==> flow/design.v <==
module complex_adder_subtractor #(
    parameter WIDTH=32
) (
    input [WIDTH-1:0] a,
    input [WIDTH-1:0] b,
    input addNotSub,
    output reg [WIDTH-1:0] result
);
    always @(*) begin
        if (addNotSub) begin
            result[WIDTH-1:WIDTH/2] = a[WIDTH-1:WIDTH/2] + b[WIDTH-1:WIDTH/2];
            result[WIDTH/2-1:0] = a[WIDTH/2-1:0] + b[WIDTH/2-1:0];
        end else begin
            result[WIDTH-1:WIDTH/2] = a[WIDTH-1:WIDTH/2] - b[WIDTH-1:WIDTH/2];
            result[WIDTH/2-1:0] = a[WIDTH/2-1:0] - b[WIDTH/2-1:0];
        end
    end
endmodule
module complex_multiplier #(
    parameter WIDTH=32
) (
    input [WIDTH-1:0] a,
    input [WIDTH-1:0] b,
    output [2*WIDTH-1:0] result
);
    wire signed [WIDTH-1:0] a_real = { {(WIDTH/2+1){a[WIDTH/2-1]}}, a[WIDTH/2-1:0] };
    wire signed [WIDTH-1:0] b_real = { {(WIDTH/2+1){b[WIDTH/2-1]}}, b[WIDTH/2-1:0] };
    wire signed [WIDTH-1:0] a_img = { {(WIDTH/2+1){a[WIDTH-1]}}, a[WIDTH-1:WIDTH/2] };
    wire signed [WIDTH-1:0] b_img = { {(WIDTH/2+1){b[WIDTH-1]}}, b[WIDTH-1:WIDTH/2] };
    wire signed [WIDTH-1:0] result_real = a_real * b_real - a_img * b_img;
    wire signed [WIDTH-1:0] result_img = a_real * b_img + a_img * b_real;
    assign result[WIDTH-1:0] = result_real;
    assign result[2*WIDTH-1:WIDTH] = result_img;
endmodule
module complex_mean_square (
    input wire i_clk,
    input wire i_arst,
    input wire i_en,
    input wire [2:0] i_log2_samples,
    input wire        i_valid,
    input wire [31:0] i_y,
    input wire [31:0] i_y_hat,
    output reg        o_valid,
    output reg [63:0] o_data
);
    wire [31:0] y_diff_w;
    wire [63:0] sq_diff_complex_w;
    wire        sq_diff_valid_w;
    wire [63:0] sum_res_w;
    wire [8:0]  num_samples_w = 1 << i_log2_samples;
    reg [8:0]  sample_rx_cnt_r;
    reg [8:0]  sample_proc_cnt_r;
    reg [1:0]  state_r, next_state_r;
    localparam S_IDLE      = 2'b00;
    localparam S_INIT      = 2'b01;
    localparam S_COMPUTING = 2'b10;
    localparam S_FINALIZE  = 2'b11;
    complex_adder_subtractor #(.WIDTH(32)) y_difference_module (
        .a(i_y),
        .b(i_y_hat),
        .addNotSub(1'b0),
        .result(y_diff_w)
    );
    complex_multiplier cpow_calculator (
        .a(y_diff_w),
        .b(y_diff_w),
        .result(sq_diff_complex_w)
    );
    assign sq_diff_valid_w = i_valid;
    complex_adder_subtractor #(.WIDTH(64)) square_sum (
        .a(o_data),  
        .b(sq_diff_complex_w),
        .addNotSub(1'b1),
        .result(sum_res_w)
    );
    always @(posedge i_clk or posedge i_arst) begin
        if (i_arst)
            state_r <= S_IDLE;
        else
            state_r <= next_state_r;
    end
    always @(*) begin
        next_state_r = state_r;
        case (state_r)
            S_IDLE:      if (i_en) next_state_r = S_INIT;
            S_INIT:      next_state_r = S_COMPUTING;
            S_COMPUTING: if (sample_rx_cnt_r == num_samples_w && sample_proc_cnt_r == num_samples_w)
                             next_state_r = S_FINALIZE;
            S_FINALIZE:  next_state_r = S_IDLE;
            default:     next_state_r = S_IDLE;
        endcase
    end
    always @(posedge i_clk or posedge i_arst) begin
        if (i_arst) begin
            o_valid           <= 1'b0;
            o_data            <= 64'b0;
            sample_rx_cnt_r   <= 9'b0;
            sample_proc_cnt_r <= 9'b0;
        end else begin
            o_valid <= 1'b0;  
            case (state_r)
                S_INIT: begin
                    o_data            <= 64'b0;
                    sample_rx_cnt_r   <= 9'b0;
                    sample_proc_cnt_r <= 9'b0;
                end
                S_COMPUTING: begin
                    sample_rx_cnt_r <= sample_rx_cnt_r;
                    sample_proc_cnt_r <= sample_proc_cnt_r;
                    if (i_valid && sample_rx_cnt_r < num_samples_w) begin
                        sample_rx_cnt_r <= sample_rx_cnt_r + 1;
                    end
                    if (sq_diff_valid_w && !(sample_proc_cnt_r == num_samples_w)) begin
                        sample_proc_cnt_r <= sample_proc_cnt_r + 1;
                        o_data <= sum_res_w;
                    end
                end
                S_FINALIZE: begin
					o_valid        <= 1'b1;  
					o_data[31:0]   <= $signed(o_data[31:0]) >>> i_log2_samples;
					o_data[63:32]  <= $signed(o_data[63:32]) >>> i_log2_samples;
                end
            endcase
        end
    end
endmodule
## From RTL to reports: complex_mean_square

What the tools print for complex_mean_square, step after step.
Line numbers count from 1 in the design file above.
Cell names lack the library's common part.
The mark n/a stands for no value.

| design | value |
|---|---|
| top | complex_mean_square |
| clock input | i_clk |
| standard-cell library | sky130hd |
| timing corner | tt_025C_1v80 |

## Word level

Counts by Yosys on the flattened word-level netlist (proc, flatten, opt, wreduce; memories kept). Register bits leave out memories and registers merged into their read ports (data or address). Print and check cells are left out. Cells with the same type and inputs are merged into one.

| bit counts | value |
|---|---|
| bits in registers | 85 |
| output and inout bits | 65 |
| input bits | 71 |
| word-level cells | 52 |

| cells by class | value |
|---|---|
| reduce/logical cells | 11 |
| eq/ne operators | 9 |
| add/subtract/negate cells | 8 |
| shifts and indexed selects | 3 |
| $mul | 3 |
| muxes and demuxes | 12 |
| order comparisons | 1 |

Operators with widths:

| kind | count |
|---|---|
| multiplier 16 x 16 -> 32 bit | 3 |
| parallel mux 32 bit (select 3 bit) | 2 |
| adder 32 bit | 3 |
| >>> shifter 32 x 3 -> 32 bit | 2 |
| two-way mux 32 bit | 2 |
| parallel mux 9 bit (select 2 bit) | 2 |
| subtractor 16 bit | 2 |
| subtractor 32 bit | 1 |
| adder 9 x 1 -> 9 bit with constant B | 2 |
| equality test 9 bit | 2 |
| two-way mux 9 bit | 2 |
| left shift 2 x 3 -> 9 bit with constant A | 1 |
| less-than comparator 9 bit | 1 |
| != test 2 bit with constant B | 4 |
| AND reduction 2 bit | 4 |
| parallel mux 2 bit (select 4 bit) | 1 |
| equality test 2 bit with constant B | 2 |
| two-way mux 2 bit | 2 |
| logical AND 1 bit | 3 |
| nonzero test 3 bit | 1 |
| equality test 2 x 1 -> 1 bit with constant B | 1 |
| zero test 2 bit | 1 |
| nonzero test 2 bit | 1 |
| zero test 1 bit | 1 |
| two-way mux 1 bit | 1 |

## Longest topological paths

Yosys ltp: most cells in a row. Word level: on the elaborated netlist, between registers, memories and ports. Mapped: between sequential cells and ports; inverters and the memories' decode and read muxes count.

| depth | value |
|---|---|
| depth after elaboration | 6 |
| ABC_AREA | 0 |
| gate-level depth with buffers | 47 |
| depth with buffers taken out | 46 |

## Synthesis result

Source: synth_stat.txt of the flow (Yosys; design flattened, memories mapped). It holds for the ABC_AREA given above (unset counts as 0); a run with the other value may have another netlist.

Cell types:

| cell | count | total area (um2) |
|---|---|---|
| fa_1 | 824 | 1.65E+04 |
| ha_1 | 317 | 3.97E+03 |
| inv_1 | 965 | 3.62E+03 |
| dfrtp_1 | 86 | 2.15E+03 |
| nor2_1 | 418 | 1.57E+03 |
| nand2_1 | 384 | 1.44E+03 |
| xnor2_1 | 101 | 884.598 |
| o21ai_0 | 124 | 620.595 |
| a21oi_1 | 109 | 545.523 |
| mux2_2 | 47 | 529.258 |
| mux4_2 | 20 | 450.432 |
| clkbuf_1 | 114 | 427.91 |
| a21o_1 | 52 | 390.374 |
| mux2i_1 | 39 | 390.374 |
| xor2_1 | 41 | 359.094 |
| a221oi_1 | 36 | 315.302 |
| o21a_1 | 24 | 180.173 |
| nand3_1 | 33 | 165.158 |

Not listed: further types 60, cells in them 338.

| mapped netlist | value |
|---|---|
| mapped flip-flops | 87 |
| sequential part of the area | 0.0021783 mm2 |
| standard cells after synthesis | 4072 |
| synthesis area | 0.0368704 mm2 |
| buffer cells | 145 |

The figures by module come from a second, unflattened synthesis with its own total; it is not the netlist above.

| unflattened totals | value |
|---|---|
| cell total of the unflattened synthesis | 5899 |
| area (unflattened synthesis) | 0.0536652 mm2 |

Rows give one instance, submodules left out.

By module:

| module | times used | sequential area (mm2) | cells | area (mm2) |
|---|---|---|---|---|
| complex_multiplier | 1 | 0 | 4305 | 0.0399308 |
| complex_mean_square | 1 | 0.0021783 | 666 | 0.007078 |
| complex_adder_subtractor #(WIDTH=64) | 1 | 0 | 658 | 0.0046757 |
| complex_adder_subtractor #(WIDTH=32) | 1 | 0 | 270 | 0.0019806 |

## Worst setup path after synthesis

OpenSTA on the mapped netlist: ideal clock, no wires. The path of least setup slack (recovery checks aside). Input and output delay are each 20% of the period. Register names are those of the netlist, which keeps one name where synthesis merged equal registers.

| timing path post-synthesis | value |
|---|---|
| path kind | input to register |
| from | in i_y_hat[1] |
| to | reg o_data[62] |
| data arrival time | 12.201 ns |
| required time | 13.434 ns |
| setup time | 0.066 ns |
| input delay | 2.700 ns |
| path buffers | 2 |
| period | 13.5 ns |
| setup slack | 1.233 ns |
| path delay | 9.567 ns |
| stages | 38 |
| launch time at the first pin | 2.700 ns |
| period reached after synthesis | 12.267 ns |

"path delay" = arrival - input delay + setup time.
"stages" counts driving pins, that of a launching flip-flop among them; a cell with two outputs on the path counts twice.
"period reached after synthesis" is the clock period less the worst setup slack; recovery checks do not enter. This is arithmetic on one report: input and output delays are still those of the set period (20% each).
Between the ends stands the longest chain of elaborated cells between them, by number of cells; it is not shown to be the way that was timed. Of several equally long chains one is given.
A line is the first line of the expression or statement that the cell stems from. Yosys adds cells for indexed reads and writes and turns some case tables into memories.
A register here has more assigning lines than the two given.

| between the ends, post-synthesis | value |
|---|---|
| path through | inv_1 > ha_1 > nor2b_1 > o31a_1 > or4_4 > a2111oi_4 > xor2_1 > inv_1 > clkbuf_1 > buf_1 > nand2_1 > fa_1 > fa_1 > fa_1 > fa_1 > inv_1 > fa_1 > inv_1 > (+2 left out) > ha_1 > a211oi_1 > o211ai_1 > a31oi_1 > o21ai_0 > a31oi_1 > xnor2_1 > ha_1 > a21o_1 > a21o_1 > a21o_1 > a21o_1 > a21o_1 > a221oi_1 > o21bai_1 > a2111oi_0 > mux2_2 > nand2_1 |
| cells in the longest elaborated chain | 6 |
| elaborated cells on any way between the ends | 6 |
| RTL lines with such cells | 5 |
| classes of those cells | 3 x add/sub; 1 x mul; 2 x mux |

RTL lines, path post-synthesis:

| what | RTL line | text |
|---|---|---|
| start: declaration | 42 | `input wire [31:0] i_y_hat,` |
| subtractor 16 bit | 15 | `result[WIDTH/2-1:0] = a[WIDTH/2-1:0] - b[WIDTH/2-1:0];` |
| multiplier 16 x 16 -> 32 bit | 31 | `wire signed [WIDTH-1:0] result_img = a_real * b_img + a_img * b_real;` |
| adder 32 bit | 31 |  |
| adder 32 bit | 11 | `result[WIDTH-1:WIDTH/2] = a[WIDTH-1:WIDTH/2] + b[WIDTH-1:WIDTH/2];` |
| two-way mux 32 bit | 113 | `if (sq_diff_valid_w && !(sample_proc_cnt_r == num_samples_w)) begin` |
| parallel mux 32 bit (select 3 bit) | 101 | `case (state_r)` |
| end: assignment | 115 | `o_data <= sum_res_w;` |
| end: assignment | 121 | `o_data[63:32] <= $signed(o_data[63:32]) >>> i_log2_samples;` |
| end: declaration | 44 | `output reg [63:0] o_data` |

## Timing after layout

Path of least setup slack in the final report of run 1 (OpenROAD, finished layout, wires in). Where an end is a register, its clock arrival counts in the times.

| timing path after layout | value |
|---|---|
| path kind | input to register |
| from | in i_y_hat[1] |
| to | reg o_data[30] |
| setup slack | 0.29 ns |
| input delay | 2.62 ns |
| stages | 37 |
| data arrival time | 13.01 ns |
| setup time | 0.15 ns |
| launch time at the first pin | 2.62 ns |
| required time | 13.30 ns |
| path buffers | 3 |
| period | 13.1 ns |

Between the ends stands the longest chain of elaborated cells between them, by number of cells; it is not shown to be the way that was timed. Of several equally long chains one is given.
A register here has more assigning lines than the two given.

| between the ends, after layout | value |
|---|---|
| path through | clkdlybuf4s50_1 > inv_1 > ha_1 > nor2b_1 > o31a_1 > or4_4 > a2111oi_4 > a211oi_1 > o211ai_1 > and3_1 > clkinv_2 > buf_12 > nand2_1 > inv_1 > fa_1 > inv_1 > fa_1 > inv_1 > fa_1 > fa_1 > inv_1 > fa_1 > fa_1 > fa_1 > inv_1 > fa_1 > ha_1 > nand4_1 > a211oi_1 > a21oi_1 > buf_4 > nor2_1 > o31ai_2 > a21oi_1 > a31oi_1 > mux2i_1 > o221ai_1 |
| cells in the longest elaborated chain | 6 |
| elaborated cells on any way between the ends | 6 |
| RTL lines with such cells | 5 |
| classes of those cells | 3 x add/sub; 1 x mul; 2 x mux |

RTL lines, path after layout:

| what | RTL line | text |
|---|---|---|
| start: declaration | 42 | `input wire [31:0] i_y_hat,` |
| subtractor 16 bit | 15 | `result[WIDTH/2-1:0] = a[WIDTH/2-1:0] - b[WIDTH/2-1:0];` |
| multiplier 16 x 16 -> 32 bit | 30 | `wire signed [WIDTH-1:0] result_real = a_real * b_real - a_img * b_img;` |
| subtractor 32 bit | 30 |  |
| adder 32 bit | 12 | `result[WIDTH/2-1:0] = a[WIDTH/2-1:0] + b[WIDTH/2-1:0];` |
| two-way mux 32 bit | 113 | `if (sq_diff_valid_w && !(sample_proc_cnt_r == num_samples_w)) begin` |
| parallel mux 32 bit (select 3 bit) | 101 | `case (state_r)` |
| end: assignment | 115 | `o_data <= sum_res_w;` |
| end: assignment | 120 | `o_data[31:0] <= $signed(o_data[31:0]) >>> i_log2_samples;` |
| end: declaration | 44 | `output reg [63:0] o_data` |

## Implementation results

Measured results for complex_mean_square: 2 stored runs of the Yosys and OpenROAD flow on sky130hd. The settings differ; the order carries no meaning. The constraints put input and output delay at 20% of the set period each and load the outputs with 0.01 pF.
"period achieved" means the clock period less the worst setup slack. The figure is calculated, with input and output delays left at 20% of the set period.
"worst path time" = time allowed to the worst setup path (clock period - input delay - output delay, where it has them) - its slack; a late launch clock adds to it, a late capture clock takes from it.

## Run 1

==> flow/run.sh <==
#!/bin/bash
# the make line also repeats the synthesis and layout settings of config.mk as NAME=value (left out here)
make -C /OpenROAD-flow-scripts/flow DESIGN_CONFIG=/design/flow/config.mk WORK_HOME=/design/flow/orfs CLKGATE_MAP_FILE= finish
==> flow/config.mk <==
export PLATFORM = sky130hd
export DESIGN_NAME = complex_mean_square
export DESIGN_NICKNAME = complex_mean_square
export VERILOG_FILES = /design/flow/design.v
export SDC_FILE = /design/flow/constraint.sdc
export NUM_CORES = 4
export LEC_CHECK = 0
export CAP_MARGIN = 20
export CORE_MARGIN = 2
export CORE_UTILIZATION = 40
export SLEW_MARGIN = 20
==> flow/constraint.sdc <==
create_clock -name core_clock -period 13.1 [get_ports {i_clk}]
set_input_delay 2.6200 -clock core_clock [delete_from_list [all_inputs] [get_ports {i_clk}]]
set_output_delay 2.6200 -clock core_clock [all_outputs]
set_load 0.01 [all_outputs]

| result of run 1 | value |
|---|---|
| cell area after synthesis | 0.0368704 mm2 |
| die area | 0.0946208 mm2 |
| setup slack of the critical path | 0.290 ns |
| total negative setup slack | 0.000 ns |
| period achieved | 12.810 ns |
| final design utilization | 0.445 |
| standard-cell area after layout | 0.040709 mm2 |
| worst path time | 10.19 ns |
| class of the worst setup path | input to register |
| lowest hold slack | 0.474 ns |

## Run 2

==> flow/run.sh <==
#!/bin/bash
# the make line also repeats the synthesis and layout settings of config.mk as NAME=value (left out here)
make -C /OpenROAD-flow-scripts/flow DESIGN_CONFIG=/design/flow/config.mk WORK_HOME=/design/flow/orfs CLKGATE_MAP_FILE= finish
==> flow/config.mk <==
export PLATFORM = sky130hd
export DESIGN_NAME = complex_mean_square
export DESIGN_NICKNAME = complex_mean_square
export VERILOG_FILES = /design/flow/design.v
export SDC_FILE = /design/flow/constraint.sdc
export NUM_CORES = 4
export LEC_CHECK = 0
export ABC_AREA = 1
export CAP_MARGIN = 40
export CELL_PAD_IN_SITES_DETAIL_PLACEMENT = 2
export CORE_MARGIN = 9
export CORE_UTILIZATION = 31
export GPL_ROUTABILITY_DRIVEN = 0
export GPL_TIMING_DRIVEN = 1
export MAX_ROUTING_LAYER = met4
export MIN_ROUTING_LAYER = met2
export PLACE_DENSITY_LB_ADDON = 0.02
export SETUP_SLACK_MARGIN = 0.7
export SLEW_MARGIN = 40
export TNS_END_PERCENT = 20
==> flow/constraint.sdc <==
create_clock -name core_clock -period 7.64 [get_ports {i_clk}]
set_input_delay 1.5280 -clock core_clock [delete_from_list [all_inputs] [get_ports {i_clk}]]
set_output_delay 1.5280 -clock core_clock [all_outputs]
set_load 0.01 [all_outputs]

| result of run 2 | value |
|---|---|
| cell area after synthesis | 0.0380703 mm2 |
| die area | 0.135748 mm2 |
| setup slack of the critical path | -2.772 ns |
| total negative setup slack | -92.025 ns |
| period achieved | 10.412 ns |
| final design utilization | 0.434 |
| standard-cell area after layout | 0.0529458 mm2 |
| worst path time | 8.88 ns |
| class of the worst setup path | input to register |
| lowest hold slack | 0.485 ns |
